==> flow/design.v <==
`timescale 1ns / 1ps
module receiver #(parameter clks_per_bit = 50)(
  input clk,
  input rst_n,
  input din,
  output reg [7:0] dout,
  output reg valid
    );
  reg [3:0] state;
  reg [13:0] counter1;
  reg [3:0] counter2;
  parameter IDLE = 3'b000;
  parameter START_BIT = 3'b001;
  parameter DATA_BIT = 3'b010;
  parameter STOP_BIT = 3'b011;
  always @(posedge clk) begin
  if(!rst_n) begin
    dout <= 0;
    valid <= 0;
    state <= 0;
    counter1 <= 0;
    counter2 <= 0;
  end
  else
  case(state)
  IDLE: begin
    counter1 <= 0;
    counter2 <= 0;
    valid <= 1'b0;
    if(din == 1'b0) begin
      state <= START_BIT;
    end
    else begin
      state <= IDLE;
    end  
  end
  START_BIT: begin
    if(counter1 < clks_per_bit/2) begin
      counter1 <= counter1+1;
      state <= START_BIT; 
    end
    else begin
      counter1 <= 0;
      state <= DATA_BIT;
    end
  end
  DATA_BIT: begin
    if(counter1 <= clks_per_bit)begin
      counter1 <= counter1+1;
      state <= DATA_BIT;
    end
    else begin
      counter1 <= 0;
      if(counter2 <= 4'b0111)begin
        dout[counter2] <= din;
        counter2 <= counter2+1;
      end
      else begin
        counter2 <= 0;
        state <= STOP_BIT;
      end
    end
  end
  STOP_BIT: begin
  if (din == 1'b1) begin
    if(counter1 <= clks_per_bit)begin
      valid <= 1'b0;
      counter1 <= counter1+1;
      state <= STOP_BIT;
    end
    else begin
      valid <= 1'b1;
      state <= IDLE;
    end
  end
  else begin
    state <= STOP_BIT;
  end
 end 
  endcase
  end  
endmodule
`timescale 1ns / 1ps
module transmitter #(parameter clks_per_bit = 50)(
  input clk,
  input rst_n,
  input valid,
  input [7:0] din,
  output reg dout,
  output reg done,
  output reg tx_busy,
  output reg valid_test
    );
  reg [3:0] state;
  reg [13:0] counter1;
  reg [3:0] counter2;
  reg [7:0] r_din;
  parameter IDLE = 3'b000;
  parameter START_BIT = 3'b001;
  parameter DATA_BIT = 3'b010;
  parameter STOP_BIT = 3'b011;
  always @(posedge clk) begin
    if(!rst_n) begin
      dout <= 0;
      done <= 0;
      tx_busy <= 0;
      valid_test <= 0;
      state <= 0;
      counter1 <= 0;
      counter2 <= 0;
      r_din <= 0;
    end
    else
    case (state)
    IDLE: begin
      counter2 <= 0;
      dout <= 1'b1;
      counter1 <= 0;
      done <= 0;
      valid_test = 0;
        if(valid) begin 
          state <= START_BIT;
          r_din <= din;
          tx_busy <= 1;
        end
        else begin
          state <= IDLE;
        end 
    end   
    START_BIT: begin
      if(counter1 <= clks_per_bit-1) begin
        counter1 <= counter1 + 1;
        state <= START_BIT;
      end
      else begin
        dout <= 1'b0;
        counter1 <= 0;
        state <= DATA_BIT;
      end
    end
    DATA_BIT: begin
      if(counter1 <= clks_per_bit-1) begin
        counter1 <= counter1 + 1;
        state <= DATA_BIT; 
      end 
      else begin
        counter1 <= 0;
        if(counter2 <= 4'b0111) begin
            dout <= r_din[counter2];
            counter2 <= counter2 + 1;
            state <= DATA_BIT;
          end 
          else begin
            counter2 <= 0;
            state <= STOP_BIT;
          end
      end        
    end    
    STOP_BIT: begin
      if(counter1 <= clks_per_bit-1) begin
        dout <= 1'b1;
        counter1 <= counter1 + 1;
        done <= 1'b0; 
        state <= STOP_BIT;
      end
      else begin
        counter1 <= 0;
        done <= 1'b1; 
        state <= IDLE;
        tx_busy <= 0;
      end
    end
    endcase  
  end  
endmodule
`timescale 1ns / 1ps
module connection_receiver_master(
  input clk,
  input rst_n,
  input valid_tx,
  input [7:0] dout,
  input pready,
  output reg [1:0] pselx_m,
  output reg [31:0] pwdata_m,
  output reg [31:0] paddr_m,
  output reg pwrite_m,
  output reg valid
    );
  reg [2:0] state;
  reg [2:0] count1;
  reg [2:0] count2;
  parameter IDLE = 3'b000;
  parameter SEL = 3'b001;
  parameter WR_EN = 3'b010;
  parameter DATA = 3'b011;
  parameter ADDR = 3'b100;
  parameter WAIT = 3'b101;
always @(posedge clk) begin
if(!rst_n) begin
  pselx_m <= 0;
  pwdata_m <= 0;
  paddr_m <= 0;
  pwrite_m <= 0;
  valid <= 0;
  state <= 0;
  count1 <= 0;
  count2 <= 0;
end
else
case(state)
IDLE: begin
  pselx_m <= 0;
  pwdata_m <= 0;
  paddr_m <= 0;
  pwrite_m <= 0;
  valid <= 0;
  count1 <= 0;
  count2 <= 0; 
  state <= SEL;           
end
SEL: begin
  if(valid_tx == 1'b1) begin
    pselx_m <= dout[1:0];
    state <= WR_EN;
  end
  else
    state <= SEL;
end
WR_EN: begin
  if(valid_tx == 1'b1)begin
    pwrite_m <= dout[0];
    state <= DATA; 
  end
  else
    state <= WR_EN;  
end
DATA: begin
  if(valid_tx == 1'b1) begin 
    if(count1 < 3)begin
      pwdata_m[32-(count1*8)-1 -:8] <= dout;
      count1 <= count1+1;
      state <= DATA;  
    end else begin
      pwdata_m[32-(count1*8)-1 -:8] <= dout;
      count1 <= 0;
      state <= ADDR;  
    end
  end
end
ADDR: begin
  if(valid_tx == 1'b1) begin
    if(count2 < 3)begin
      paddr_m[32-(count2*8)-1 -:8] <= dout;
      count2 <= count2+1; 
      state <= ADDR;
      valid <= 1'b0;
    end else begin
      paddr_m[32-(count2*8)-1 -:8] <= dout;
      count2 <= 0;
      valid <= 1'b1;
      state <= WAIT;      
    end
  end 
 end
WAIT: begin
    valid <= 0;
    if(pready) begin
      state <= IDLE;
    end
end 
endcase
end   
endmodule
`timescale 1ns / 1ps
module apb_master(
  input pclk,
  input prst_n,
  input pwrite_m,
  input [31:0] pwdata_m,
  input [31:0] paddr_m,
  input [1:0] pselx_m,
  input pready,  
  input valid,
  output pwrite_s,
  output [1:0] pselx_s,
  output reg penable,
  output [31:0] paddr_s,
  output [31:0] pwdata_s
    );
  reg [31:0] paddr_reg;
  reg pwrite_reg;
  reg [31:0] pwdata_reg;
  reg [1:0] pselx_reg;
  parameter IDLE = 2'b00;
  parameter SETUP = 2'b01;
  parameter ACCESS = 2'b10;
  reg [1:0] state;
always @(posedge pclk) begin
if(!prst_n) begin
  paddr_reg <= 0;
  pwrite_reg <= 0;
  pwdata_reg <= 0;
  pselx_reg <= 0;
  penable <= 0;
  state <= IDLE;
end
else
case(state)
IDLE: begin
  pselx_reg <= 0;
  penable <= 0;
    if(valid)begin
      state <= SETUP;
    end
    else
    state <= IDLE;
end
SETUP: begin
  pselx_reg <= pselx_m;
  penable <= 1'b0;
  state <= ACCESS;
end
ACCESS: begin
    penable <= 1'b1;
    if(pwrite_m == 1) begin   
      paddr_reg <= paddr_m;
      pwrite_reg <= pwrite_m;
      pwdata_reg <= pwdata_m;
    end
    if(pready) begin
     state <= IDLE;
     penable <= 1'b0;
    end
    else begin
      state <= ACCESS;
    end
end
endcase
end
  assign paddr_s = paddr_reg;
  assign pwrite_s = pwrite_reg;
  assign pwdata_s = pwdata_reg;
  assign pselx_s = pselx_reg;
endmodule
module demux_slave(
  input clk,
  input [1:0] sel,
  input [31:0] data,
  input [31:0] addr,
  output [65:0] psel_s1,
  output [65:0] psel_s2
);
assign psel_s1 = (sel == 2'b10)? {data, sel, addr} : 66'd0;
assign psel_s2 = (sel == 2'b01)? {data, sel, addr} : 66'd0;
endmodule
module mux_pready(
  input clk,
  input rst_n,
  input [1:0] sel,
  input pready_mas1,
  input pready_mas2,
  output reg pready
  );
  always @(posedge clk) begin
    if (!rst_n)
        pready <= 0;
    else if (sel == 2'b10)
        pready <= pready_mas1;
    else
        pready <= pready_mas2;
  end
  endmodule
module slave(
input penable,
input [31:0] pwdata_in,
input clk,
input rst_n,
input [1:0] psel,
input pready_tr_in,
input pwrite,
input [31:0] addr,
output reg [31:0] pwdata_out,
output reg valid_fsm,
output reg pready_out,
output reg [31:0] addr_out
);
reg [1:0] state;
  parameter IDLE = 2'b00;
  parameter NEXT = 2'b01;
  parameter WAIT_FOR_COMPLETION = 2'b10;
  parameter CLEANUP = 2'b11;
always @(posedge clk) begin
  if(!rst_n) begin
    pwdata_out <= 0;
    valid_fsm <= 0;
    pready_out <= 0;
    addr_out <= 0;
    state <= IDLE;
  end
  else
  case (state) 
  IDLE: begin
    pwdata_out <= 0;
    valid_fsm <= 0;
    pready_out <= 0;
    addr_out <= 0; 
      if(penable == 1'b1) begin
        state <= NEXT;
      end
   end   
  NEXT: begin   
          if(pwrite == 1'b1) begin
            pwdata_out <= pwdata_in;
            addr_out <= addr;
            valid_fsm <= 1'b1;
            pready_out <= 1'b1;  
            state <= WAIT_FOR_COMPLETION;
          end  
  end
  WAIT_FOR_COMPLETION: begin
        if (pready_out)
          state <= CLEANUP;  
  end
  CLEANUP: begin
     valid_fsm <= 1'b0;
     pready_out <= 0;
     state <= IDLE;
  end
  endcase
end    
endmodule
module connection_slave2_transmitter(
  input [31:0] data_in_s,
  input clk,
  input rst_n,
  input valid_fsm_s,
  input done,
  input tx_busy,
  input [31:0] addr_s,
  output reg valid,
  output reg [7:0] data_out,
  output reg pready_slave,
  output reg [31:0] addr_out
    );
   reg [3:0] counter;
   reg [1:0] state;
    always @(posedge clk) begin
      if(!rst_n) begin
        valid <= 0;
        data_out <= 0;
        pready_slave <= 0;
        addr_out <= 0;
        counter <= 0;
        state <= 0;
      end
      else
      case(state)
        0: begin
          valid <= 1'b0;
          pready_slave <= 1'b0;
          if(valid_fsm_s) begin
            state <= 1;
          end
          else begin
            state <= 0;
          end
        end
        1: begin
          addr_out <= addr_s;
          if(counter < 3) begin
            data_out <= data_in_s[32-(counter*8)-1 -:8];
            counter <= counter+1; 
            valid <= 1'b1;
            state <= 2;
          end
          else begin
            data_out <= data_in_s[32-(counter*8)-1 -:8];
            counter <= 0; 
            state <= 0;
          end
        end
        2: begin
          valid <= 1'b0;
          if(done) begin
            pready_slave <= 1'b1;
            state <= 1;
          end
          else begin
            state <= 2;
            pready_slave <= 1'b0;
          end
        end
       endcase      
    end
endmodule
`timescale 1ns / 1ps
module top(
  input clk,
  input rst_n,
  input din_rx,
  output dout_tx_s1,
  output dout_tx_s2,
  output [31:0] addr_tx_s1,
  output [31:0] addr_tx_s2
    );
  wire [7:0] dout_rx;
  wire valid_rx;
  wire [1:0] sel;
  wire [31:0] data;
  wire [31:0] addr_rx;
  wire en;
  wire valid_master;
  wire penable;
  wire pwrite_slave;
  wire pready_fsm;
  wire [1:0] psel_slave;
  wire pready_master;
  wire valid_slave;
  wire [31:0] addr_slave;
  wire test_valid;
  wire [31:0] din_tx;
  wire [31:0] data_fsm1;
  wire [31:0] data_fsm2;
  wire valid_fsm_s1;
  wire valid_fsm_s2;
  wire valid_tx;
  wire [7:0] data_tx;
  wire dout_tx_in;
  wire done;
  wire [31:0] addr_fsm1;
  wire [31:0] addr_fsm2;
  wire tx_busy;
  wire [65:0] psel_slave1;
  wire [65:0] psel_slave2;
  wire valid_tx2;
  wire [7:0] data_tx2;
  wire done2;
  wire tx_busy2;
  wire pready_fsm2;
  wire pready_fsm1;
  wire pready_fsm_mas;
  receiver dut0(
  .clk(clk),
  .rst_n(rst_n),
  .din(din_rx),
  .dout(dout_rx),
  .valid(valid_rx)
  );
  connection_receiver_master dut1(
  .clk(clk),
  .rst_n(rst_n),
  .valid_tx(valid_rx),
  .dout(dout_rx),
  .pselx_m(sel),
  .pwdata_m(data),
  .paddr_m(addr_rx),
  .pwrite_m(en),
  .pready(pready_fsm_mas),
  .valid(valid_master)
  );
  apb_master dut2(
  .pclk(clk),
  .prst_n(rst_n),
  .pwrite_m(en),
  .pwdata_m(data),
  .paddr_m(addr_rx),
  .pselx_m(sel),
  .pready(pready_fsm_mas),
  .valid(valid_master),
  .pwrite_s(pwrite_slave),
  .pselx_s(psel_slave),
  .penable(penable),
  .paddr_s(addr_slave),
  .pwdata_s(din_tx)
  );
  demux_slave dut3(
  .clk(clk),
  .sel(psel_slave),
  .data(din_tx),
  .addr(addr_slave),
  .psel_s1(psel_slave1),
  .psel_s2(psel_slave2)
  );
  mux_pready dut4(
  .clk(clk),
  .rst_n(rst_n),
  .sel(psel_slave),
  .pready(pready_fsm_mas),
  .pready_mas1(pready_fsm1),
  .pready_mas2(pready_fsm2)
  );
  slave dut5 (
  .penable(penable),
  .pwdata_in(psel_slave1[65:34]),
  .clk(clk),
  .rst_n(rst_n),
  .addr(psel_slave1[31:0]),
  .psel(psel_slave1[33:32]),
  .pready_tr_in(),
  .pwdata_out(data_fsm1),
  .valid_fsm(valid_fsm_s1),
  .pready_out(),
  .pwrite(pwrite_slave),
  .addr_out(addr_fsm1)
  );
  slave dut6 (
  .penable(penable),
  .pwdata_in(psel_slave2[65:34]),
  .clk(clk),
  .rst_n(rst_n),
  .addr(psel_slave2[31:0]),
  .psel(psel_slave2[33:32]),
  .pready_tr_in(),
  .pwdata_out(data_fsm2),
  .valid_fsm(valid_fsm_s2),
  .pready_out(),
  .pwrite(pwrite_slave),
  .addr_out(addr_fsm2)
  );
  connection_slave2_transmitter dut7(
  .data_in_s(data_fsm1),
  .clk(clk),
  .rst_n(rst_n),
  .addr_s(addr_fsm1),
  .valid_fsm_s(valid_fsm_s1),
  .valid(valid_tx),
  .data_out(data_tx),
  .done(done),
  .addr_out(addr_tx_s1),
  .tx_busy(tx_busy),
  .pready_slave(pready_fsm1)
    );
  connection_slave2_transmitter dut8(
  .data_in_s(data_fsm2),
  .clk(clk),
  .rst_n(rst_n),
  .addr_s(addr_fsm2),
  .valid_fsm_s(valid_fsm_s2),
  .valid(valid_tx2),
  .data_out(data_tx2),
  .done(done2),
  .addr_out(addr_tx_s2),
  .tx_busy(tx_busy2),
  .pready_slave(pready_fsm2)
    );    
  transmitter dut9(
  .clk(clk),
  .rst_n(rst_n),
  .valid(valid_tx),
  .din(data_tx),
  .dout(dout_tx_s1),
  .valid_test(),
  .tx_busy(tx_busy),
  .done(done)
  );
  transmitter dut10(
  .clk(clk),
  .rst_n(rst_n),
  .valid(valid_tx2),
  .din(data_tx2),
  .dout(dout_tx_s2),
  .valid_test(),
  .tx_busy(tx_busy2),
  .done(done2)
  );
endmodule
# Tool chain data of top
# Tool output for the design above before and after an edit, in the order of the flow.
# Lines under "orig" count in the file above, lines under "edited" in the edited file.
# "delta" is "edited" less "orig", of the values as shown; "rel_change_pct" is that difference over "orig", in percent.
inputs:
  design: "top"
  clock: "clk"
  library: "sky130hd"
  pvt_corner: "tt_025C_1v80"

# Diff
# The edit as a unified diff against the file above.
# This change comes from a script, not from a designer. The edited design behaves differently; no optimisation was intended.
# begin of diff
@@ -469,5 +469,5 @@
           addr_out <= addr_s;
           if(counter < 3) begin
-            data_out <= data_in_s[32-(counter*8)-1 -:8];
+            data_out <= data_in_s[32-(counter*8)+1 -:8];
             counter <= counter+1; 
             valid <= 1'b1;
# end of diff

# Elaborated design
# Yosys after proc, flatten, opt, wreduce and memory -nomap, before mapping. Memory bits, and registers merged into a memory's read port (data or address), are not among the register bits. Print and check cells are not counted.
op_classes:
  columns: ["element", "orig", "edited", "delta", "rel_change_pct"]
  rows:
  - ["shift", 10, 12, 2, 20.00]
  - ["n_addsub", 29, 35, 6, 20.69]
  - ["reduce_and_logical", 73, 73, 0, 0.00]
  - ["n_cmp", 11, 11, 0, 0.00]
  - ["n_mux", 123, 125, 2, 1.63]
  - ["bitwise", 10, 10, 0, 0.00]
  - ["n_eq", 53, 53, 0, 0.00]
ops:
  columns: ["op", "orig", "edited", "delta", "rel_change_pct"]
  rows:
  - ["32-bit by 1-bit adder with 32-bit output with constant B", 4, 8, 4, 100.00]
  - ["32-bit by 4-bit subtractor with 32-bit output with constant B", 4, 6, 2, 50.00]
  - ["32-bit by 32-bit variable part select with 8-bit output", 2, 4, 2, 100.00]
  - ["8-bit two-way mux", 0, 2, 2, null]
  - ["1-bit two-way mux", 32, 32, 0, 0.00]
  - ["2-bit nonzero test", 21, 21, 0, 0.00]
  - ["2-bit AND reduction", 19, 19, 0, 0.00]
  - ["2-bit two-way mux", 17, 17, 0, 0.00]
  - ["2-bit != test with constant B", 14, 14, 0, 0.00]
  - ["4-bit two-way mux", 13, 13, 0, 0.00]
  - ["1-bit case mux with 2-bit select", 12, 12, 0, 0.00]
  - ["2-bit by 1-bit != test with 1-bit output with constant B", 10, 10, 0, 0.00]
  - ["2-bit equality test with constant B", 8, 8, 0, 0.00]
  - ["3-bit two-way mux", 8, 8, 0, 0.00]
  - ["2-bit by 1-bit equality test with 1-bit output with constant B", 6, 6, 0, 0.00]
  - ["4-bit by 2-bit equality test with 1-bit output with constant B", 6, 6, 0, 0.00]
  - ["14-bit two-way mux", 6, 6, 0, 0.00]
  - ["32-bit two-way mux", 6, 6, 0, 0.00]
  - ["32-bit case mux with 2-bit select", 6, 6, 0, 0.00]
  - ["2-bit OR reduction", 6, 6, 0, 0.00]
  - ["4-bit by 1-bit adder with 4-bit output with constant B", 5, 5, 0, 0.00]
  - ["2-bit zero test", 5, 5, 0, 0.00]
  - ["4-bit nonzero test", 5, 5, 0, 0.00]
  - ["32-bit by 1-bit subtractor with 32-bit output with constant B", 4, 4, 0, 0.00]
  - ["14-bit by 1-bit adder with 14-bit output with constant B", 3, 3, 0, 0.00]
  - ["4-bit by 1-bit equality test with 1-bit output with constant B", 3, 3, 0, 0.00]
  - ["14-bit by 6-bit less-or-equal comparator with 1-bit output with constant B", 3, 3, 0, 0.00]
  - ["4-bit by 3-bit less-or-equal comparator with 1-bit output with constant B", 3, 3, 0, 0.00]
# Not every row of either side is listed.
word_totals:
  columns: ["element", "orig", "edited", "delta", "rel_change_pct"]
  rows:
  - ["register_bits", 473, 473, 0, 0.00]
  - ["out_inout_bits", 66, 66, 0, 0.00]
  - ["in_bits", 3, 3, 0, 0.00]
  - ["word_cells", 361, 371, 10, 2.77]

# Depth
# Depth = most cells in a row (Yosys ltp): at word level without a register or memory, in the mapped netlist without a sequential cell, where the memories' decode and read muxes count.
logic_depth:
  columns: ["element", "orig", "edited", "delta", "rel_change_pct"]
  rows:
  - ["ltp_word", 11, 11, 0, 0.00]
  - ["abc_area", "0", "0", null, null]
  - ["ltp_mapped", 14, 16, 2, 14.29]
  - ["mapped_depth_nobuf", 12, 12, 0, 0.00]

# Synthesis result
# Source: synth_stat.txt of the flow (Yosys; design flattened, memories mapped). It holds for the ABC_AREA given above (unset counts as 0); a run with the other value may have another netlist.
by_type:
  columns: ["cell_type", "orig", "edited", "delta", "rel_change_pct"]
  rows:
  - ["sky130_fd_sc_hd__nor2b_1", 13, 266, 253, 1946.15]
  - ["sky130_fd_sc_hd__nor2_1", 307, 65, -242, -78.83]
  - ["sky130_fd_sc_hd__a21boi_0", 2, 123, 121, 6050.00]
  - ["sky130_fd_sc_hd__a21oi_1", 134, 44, -90, -67.16]
  - ["sky130_fd_sc_hd__mux2i_1", 73, 108, 35, 47.95]
  - ["sky130_fd_sc_hd__o21ai_0", 31, 60, 29, 93.55]
  - ["sky130_fd_sc_hd__clkbuf_1", 109, 132, 23, 21.10]
  - ["sky130_fd_sc_hd__nand2b_1", 13, 33, 20, 153.85]
  - ["sky130_fd_sc_hd__nand2_1", 241, 260, 19, 7.88]
  - ["sky130_fd_sc_hd__a22o_1", 48, 32, -16, -33.33]
  - ["sky130_fd_sc_hd__a22oi_1", 147, 160, 13, 8.84]
  - ["sky130_fd_sc_hd__nor3b_1", 6, 19, 13, 216.67]
  - ["sky130_fd_sc_hd__nand3_1", 44, 55, 11, 25.00]
  - ["sky130_fd_sc_hd__inv_1", 47, 37, -10, -21.28]
  - ["sky130_fd_sc_hd__nand3b_1", 5, 13, 8, 160.00]
  - ["sky130_fd_sc_hd__o31ai_1", 3, 11, 8, 266.67]
  - ["sky130_fd_sc_hd__or2_2", 0, 6, 6, null]
  - ["sky130_fd_sc_hd__and3_1", 35, 30, -5, -14.29]
# Not every row of either side is listed.
synth_totals:
  columns: ["element", "orig", "edited", "delta", "rel_change_pct"]
  rows:
  - ["yosys_area_um2", 18462.7, 20587.2, 2124.5, 11.51]
  - ["flip_flops", 483, 483, 0, 0.00]
  - ["mapped_cells", 1982, 2186, 204, 10.29]
  - ["buf_cells", 129, 151, 22, 17.05]
  - ["seq_area_um2", 9669.3, 9669.3, 0.0, 0.00]
# The figures by module come from a second, unflattened synthesis with its own total; it is not the netlist above.
hier_totals:
  columns: ["element", "orig", "edited", "delta", "rel_change_pct"]
  rows:
  - ["cells_unflattened", 2533, 2561, 28, 1.11]
  - ["hier_area_um2", 22786.9, 23042.1, 255.2, 1.12]
# Rows give one instance, submodules left out.
modules_orig:
  columns: ["module", "mod_area_um2", "n_inst", "mod_seq_area_um2", "n_cells"]
  rows:
  - ["slave", 2517.4, 2, 1381.3, 305]
  - ["connection_receiver_master", 4465.5, 1, 1601.5, 503]
  - ["connection_slave2_transmitter", 2080.7, 2, 980.9, 199]
  - ["apb_master", 3108.0, 1, 1421.4, 315]
  - ["transmitter", 1471.4, 2, 660.6, 172]
  - ["receiver", 1732.9, 1, 620.6, 197]
  - ["demux_slave", 1290.0, 1, 0.0, 161]
  - ["mux_pready", 51.3, 1, 20.0, 5]
  - ["top", 0.0, 1, 0.0, 0]
modules_edited:
  columns: ["module", "mod_area_um2", "n_inst", "mod_seq_area_um2", "n_cells"]
  rows:
  - ["slave", 2517.4, 2, 1381.3, 305]
  - ["connection_slave2_transmitter", 2422.3, 2, 980.9, 242]
  - ["connection_receiver_master", 4037.6, 1, 1601.5, 445]
  - ["apb_master", 3108.0, 1, 1421.4, 315]
  - ["transmitter", 1471.4, 2, 660.6, 172]
  - ["receiver", 1732.9, 1, 620.6, 197]
  - ["demux_slave", 1290.0, 1, 0.0, 161]
  - ["mux_pready", 51.3, 1, 20.0, 5]
  - ["top", 0.0, 1, 0.0, 0]

# Path before layout
# Path of least setup slack by OpenSTA after synthesis, without wires, with an ideal clock, recovery checks aside; 20% of the period is set as input and as output delay. Where synthesis merged equal registers, the netlist keeps one of their names.
synth_path:
  columns: ["element", "orig", "edited", "delta", "rel_change_pct"]
  rows:
  - ["path_kind", "register to register", "register to register", null, null]
  - ["start", "register dut1.count1[0]", "register dut1.count2[0]", null, null]
  - ["end", "register dut1.pwdata_m[16]", "register dut1.paddr_m[16]", null, null]
  - ["setup_ns", 0.060, 0.059, -0.001, null]
  - ["t_arrival_ns", 3.344, 4.089, 0.745, 22.28]
  - ["path_buffers", 1, 2, 1, 100.00]
  - ["setup_slack_ns", 1.597, 0.852, -0.745, null]
  - ["stages", 13, 15, 2, 15.38]
  - ["launch_ns", 0.000, 0.000, 0.000, null]
  - ["tclk_ns", 5.0, 5.0, 0.0, 0.00]
  - ["delay_ns", 3.404, 4.148, 0.744, 21.86]
  - ["required_ns", 4.940, 4.941, 0.001, 0.02]
  - ["period_less_setup_slack_ns", 3.403, 4.148, 0.745, 21.89]
# "delay_ns" is the arrival time less input delay plus setup time.
# "stages": output pins that drive a net of the path, with the launching flip-flop's if there is one; two outputs of one cell count as two.
# "period_less_setup_slack_ns" is the clock period less the worst setup slack; recovery checks do not enter. This is arithmetic on one report: input and output delays are still those of the set period (20% each).
# The rows between start and end are the longest chain of elaborated cells between them; the timing report does not say that the signal goes this way. Where chains are equally long, one stands for them.
# A line is the first line of the expression or statement that the cell stems from. Yosys adds cells for indexed reads and writes and turns some case tables into memories.
# At most two assigning lines are given for a register; there are more.
# Lines with a computed index may be missing from the assigning lines.
synth_between_orig:
  path_cell_list: "sky130_fd_sc_hd__dfxtp_1 -> sky130_fd_sc_hd__buf_4 -> sky130_fd_sc_hd__inv_1 -> sky130_fd_sc_hd__ha_1 -> sky130_fd_sc_hd__nor2_1 -> sky130_fd_sc_hd__nand2b_1 -> sky130_fd_sc_hd__ha_1 -> sky130_fd_sc_hd__or3b_1 -> sky130_fd_sc_hd__a2111oi_2 -> sky130_fd_sc_hd__and4b_1 -> sky130_fd_sc_hd__or4b_4 -> sky130_fd_sc_hd__nor2_8 -> sky130_fd_sc_hd__a22o_2"
  elab_chain_cells: 11
  cone_cells: 12
  classes_between: "add/sub (5); shift (2); mux (2); logic (3)"
synth_lines_orig:
  columns: ["element", "line", "source"]
  rows:
  - ["start: declaration", 190, "reg [2:0] count1;"]
  - ["start: assignment", 206, "count1 <= 0;"]
  - ["start: assignment", 241, "count1 <= count1+1;"]
  - ["6-bit by 6-bit subtractor with 7-bit output", 240, "pwdata_m[32-(count1*8)-1 -:8] <= dout;"]
  - ["32-bit by 1-bit subtractor with 32-bit output", 240, null]
  - ["32-bit by 1-bit adder with 32-bit output", 240, null]
  - ["32-bit by 4-bit subtractor with 32-bit output", 240, null]
  - ["32-bit negation with 33-bit output", 240, null]
  - ["8-bit by 33-bit variable shift with 32-bit output", 240, null]
  - ["32-bit NOT", 240, null]
  - ["32-bit AND", 240, null]
  - ["32-bit OR", 240, null]
  - ["32-bit two-way mux", 238, "if(valid_tx == 1'b1) begin"]
  - ["32-bit case mux with 2-bit select", 210, "case(state)"]
  - ["end: assignment", 201, "pwdata_m <= 0;"]
  - ["end: assignment", 213, "pwdata_m <= 0;"]
  - ["end: declaration", 184, "output reg [31:0] pwdata_m,"]
synth_between_edited:
  path_cell_list: "sky130_fd_sc_hd__dfxtp_1 -> sky130_fd_sc_hd__clkbuf_1 -> sky130_fd_sc_hd__inv_1 -> sky130_fd_sc_hd__ha_1 -> sky130_fd_sc_hd__buf_2 -> sky130_fd_sc_hd__xnor2_1 -> sky130_fd_sc_hd__nand3_1 -> sky130_fd_sc_hd__ha_1 -> sky130_fd_sc_hd__or3b_2 -> sky130_fd_sc_hd__or4b_4 -> sky130_fd_sc_hd__o22ai_2 -> sky130_fd_sc_hd__o31ai_2 -> sky130_fd_sc_hd__or4_4 -> sky130_fd_sc_hd__nor2_8 -> sky130_fd_sc_hd__a22o_2"
  elab_chain_cells: 11
  cone_cells: 12
  classes_between: "add/sub (5); shift (2); mux (2); logic (3)"
synth_lines_edited:
  columns: ["element", "line", "source"]
  rows:
  - ["start: declaration", 191, "reg [2:0] count2;"]
  - ["start: assignment", 207, "count2 <= 0;"]
  - ["start: assignment", 254, "count2 <= count2+1;"]
  - ["6-bit by 6-bit subtractor with 7-bit output", 253, "paddr_m[32-(count2*8)-1 -:8] <= dout;"]
  - ["32-bit by 1-bit subtractor with 32-bit output", 253, null]
  - ["32-bit by 1-bit adder with 32-bit output", 253, null]
  - ["32-bit by 4-bit subtractor with 32-bit output", 253, null]
  - ["32-bit negation with 33-bit output", 253, null]
  - ["8-bit by 33-bit variable shift with 32-bit output", 253, null]
  - ["32-bit NOT", 253, null]
  - ["32-bit AND", 253, null]
  - ["32-bit OR", 253, null]
  - ["32-bit two-way mux", 251, "if(valid_tx == 1'b1) begin"]
  - ["32-bit case mux with 2-bit select", 210, "case(state)"]
  - ["end: assignment", 202, "paddr_m <= 0;"]
  - ["end: assignment", 214, "paddr_m <= 0;"]
  - ["end: declaration", 185, "output reg [31:0] paddr_m,"]

# Worst path after layout
# Path of least setup slack in the final report of each run of set A (OpenROAD, finished layout, wires in). Where an end is a register, its clock arrival counts in the times.
layout_path:
  columns: ["element", "orig", "edited", "delta", "rel_change_pct"]
  rows:
  - ["path_kind", "register to register", "register to register", null, null]
  - ["start", "register dut1.count1[0]", "register dut1.count2[0]", null, null]
  - ["end", "register dut1.pwdata_m[26]", "register dut1.paddr_m[28]", null, null]
  - ["path_buffers", 0, 0, 0, null]
  - ["setup_ns", 0.05, 0.06, 0.01, null]
  - ["tclk_ns", 5.0, 5.0, 0.0, 0.00]
  - ["required_ns", 5.52, 5.54, 0.02, 0.36]
  - ["launch_ns", 0.58, 0.60, 0.02, 3.45]
  - ["setup_slack_ns", 1.00, 0.93, -0.07, null]
  - ["t_arrival_ns", 4.53, 4.61, 0.08, 1.77]
  - ["stages", 12, 13, 1, 8.33]
# The rows between start and end are the longest chain of elaborated cells between them; the timing report does not say that the signal goes this way. Where chains are equally long, one stands for them.
# At most two assigning lines are given for a register; there are more.
# Lines with a computed index may be missing from the assigning lines.
layout_between_orig:
  path_cell_list: "sky130_fd_sc_hd__dfxtp_1 -> sky130_fd_sc_hd__inv_1 -> sky130_fd_sc_hd__ha_1 -> sky130_fd_sc_hd__nor2_1 -> sky130_fd_sc_hd__nand2b_1 -> sky130_fd_sc_hd__ha_1 -> sky130_fd_sc_hd__or3b_1 -> sky130_fd_sc_hd__a2111oi_2 -> sky130_fd_sc_hd__and4b_1 -> sky130_fd_sc_hd__nor4_1 -> sky130_fd_sc_hd__nor2b_1 -> sky130_fd_sc_hd__a22o_1"
  elab_chain_cells: 11
  cone_cells: 12
  classes_between: "add/sub (5); shift (2); mux (2); logic (3)"
layout_lines_orig:
  columns: ["element", "line", "source"]
  rows:
  - ["start: declaration", 190, "reg [2:0] count1;"]
  - ["start: assignment", 206, "count1 <= 0;"]
  - ["start: assignment", 241, "count1 <= count1+1;"]
  - ["6-bit by 6-bit subtractor with 7-bit output", 240, "pwdata_m[32-(count1*8)-1 -:8] <= dout;"]
  - ["32-bit by 1-bit subtractor with 32-bit output", 240, null]
  - ["32-bit by 1-bit adder with 32-bit output", 240, null]
  - ["32-bit by 4-bit subtractor with 32-bit output", 240, null]
  - ["32-bit negation with 33-bit output", 240, null]
  - ["8-bit by 33-bit variable shift with 32-bit output", 240, null]
  - ["32-bit NOT", 240, null]
  - ["32-bit AND", 240, null]
  - ["32-bit OR", 240, null]
  - ["32-bit two-way mux", 238, "if(valid_tx == 1'b1) begin"]
  - ["32-bit case mux with 2-bit select", 210, "case(state)"]
  - ["end: assignment", 201, "pwdata_m <= 0;"]
  - ["end: assignment", 213, "pwdata_m <= 0;"]
  - ["end: declaration", 184, "output reg [31:0] pwdata_m,"]
layout_between_edited:
  path_cell_list: "sky130_fd_sc_hd__dfxtp_1 -> sky130_fd_sc_hd__inv_1 -> sky130_fd_sc_hd__ha_1 -> sky130_fd_sc_hd__xnor2_1 -> sky130_fd_sc_hd__nand3_1 -> sky130_fd_sc_hd__ha_1 -> sky130_fd_sc_hd__or3b_2 -> sky130_fd_sc_hd__or4b_4 -> sky130_fd_sc_hd__o22ai_2 -> sky130_fd_sc_hd__o31ai_2 -> sky130_fd_sc_hd__nor4_1 -> sky130_fd_sc_hd__nor2b_1 -> sky130_fd_sc_hd__a22o_1"
  elab_chain_cells: 11
  cone_cells: 12
  classes_between: "add/sub (5); shift (2); mux (2); logic (3)"
layout_lines_edited:
  columns: ["element", "line", "source"]
  rows:
  - ["start: declaration", 191, "reg [2:0] count2;"]
  - ["start: assignment", 207, "count2 <= 0;"]
  - ["start: assignment", 254, "count2 <= count2+1;"]
  - ["6-bit by 6-bit subtractor with 7-bit output", 253, "paddr_m[32-(count2*8)-1 -:8] <= dout;"]
  - ["32-bit by 1-bit subtractor with 32-bit output", 253, null]
  - ["32-bit by 1-bit adder with 32-bit output", 253, null]
  - ["32-bit by 4-bit subtractor with 32-bit output", 253, null]
  - ["32-bit negation with 33-bit output", 253, null]
  - ["8-bit by 33-bit variable shift with 32-bit output", 253, null]
  - ["32-bit NOT", 253, null]
  - ["32-bit AND", 253, null]
  - ["32-bit OR", 253, null]
  - ["32-bit two-way mux", 251, "if(valid_tx == 1'b1) begin"]
  - ["32-bit case mux with 2-bit select", 210, "case(state)"]
  - ["end: assignment", 202, "paddr_m <= 0;"]
  - ["end: assignment", 214, "paddr_m <= 0;"]
  - ["end: declaration", 185, "output reg [31:0] paddr_m,"]

# Flow runs
# Both versions went through the flow (Yosys, OpenROAD) with the same settings in each pair. Constraints: input delay and output delay 20% of the set period each, output load 0.01 pF.
flow_settings_set_A:
  CORE_UTILIZATION: 40
  PLACE_DENSITY: 0.6
  period_ns: 5.0
  CAP_MARGIN: 20
  CORE_MARGIN: 2
  SLEW_MARGIN: 20
measured_set_A:
  columns: ["element", "orig", "edited", "delta", "rel_change_pct"]
  rows:
  - ["utilization_frac", 0.469, 0.459, -0.010, null]
  - ["tns_ns", 0.000, 0.000, 0.000, null]
  - ["synthArea_um2", 18462.7, 20587.2, 2124.5, 11.51]
  - ["achievedPeriod_ns", 4.004, 4.071, 0.067, 1.67]
  - ["power_total_uw", 7827, 7857, 30, 0.38]
  - ["final_stdcell_area_um2", 21323.0, 23466.3, 2143.3, 10.05]
  - ["setup_ws_ns", 0.996, 0.929, -0.067, null]
  - ["fin_hold_ws_ns", 0.447, 0.456, 0.009, null]
  - ["design_die_area_um2", 47890.9, 53298.6, 5407.7, 11.29]
flow_settings_set_B:
  CELL_PAD_IN_SITES_DETAIL_PLACEMENT: 0
  CELL_PAD_IN_SITES_GLOBAL_PLACEMENT: 3
  CORE_UTILIZATION: 16
  CTS_CLUSTER_SIZE: 41
  GPL_TIMING_DRIVEN: 0
  MAX_ROUTING_LAYER: "met4"
  MIN_ROUTING_LAYER: "met1"
  PLACE_DENSITY_LB_ADDON: 0.07
  SETUP_SLACK_MARGIN: -0.07
  SLEW_MARGIN: 35
  period_ns: 2.74
  CAP_MARGIN: 20
  CORE_MARGIN: 2
measured_set_B:
  columns: ["element", "orig", "edited", "delta", "rel_change_pct"]
  rows:
  - ["utilization_frac", 0.21, 0.212, 0.002, null]
  - ["tns_ns", -8.830, -37.347, -28.517, null]
  - ["synthArea_um2", 18462.7, 20587.2, 2124.5, 11.51]
  - ["achievedPeriod_ns", 3.123, 3.586, 0.463, 14.83]
  - ["power_total_uw", 16102, 16230, 128, 0.79]
  - ["final_stdcell_area_um2", 24023.0, 27073.5, 3050.5, 12.70]
  - ["setup_ws_ns", -0.383, -0.846, -0.463, null]
  - ["fin_hold_ws_ns", 0.451, 0.446, -0.005, null]
  - ["design_die_area_um2", 118126.0, 131555.0, 13429.0, 11.37]
# By "achievedPeriod_ns" is meant the clock period of the run minus its worst setup slack. This is arithmetic on one report: input and output delays are still those of the set period (20% each).
# "power_total_uw" rests on the timing tool's default activity at the inputs, not on a simulated workload.
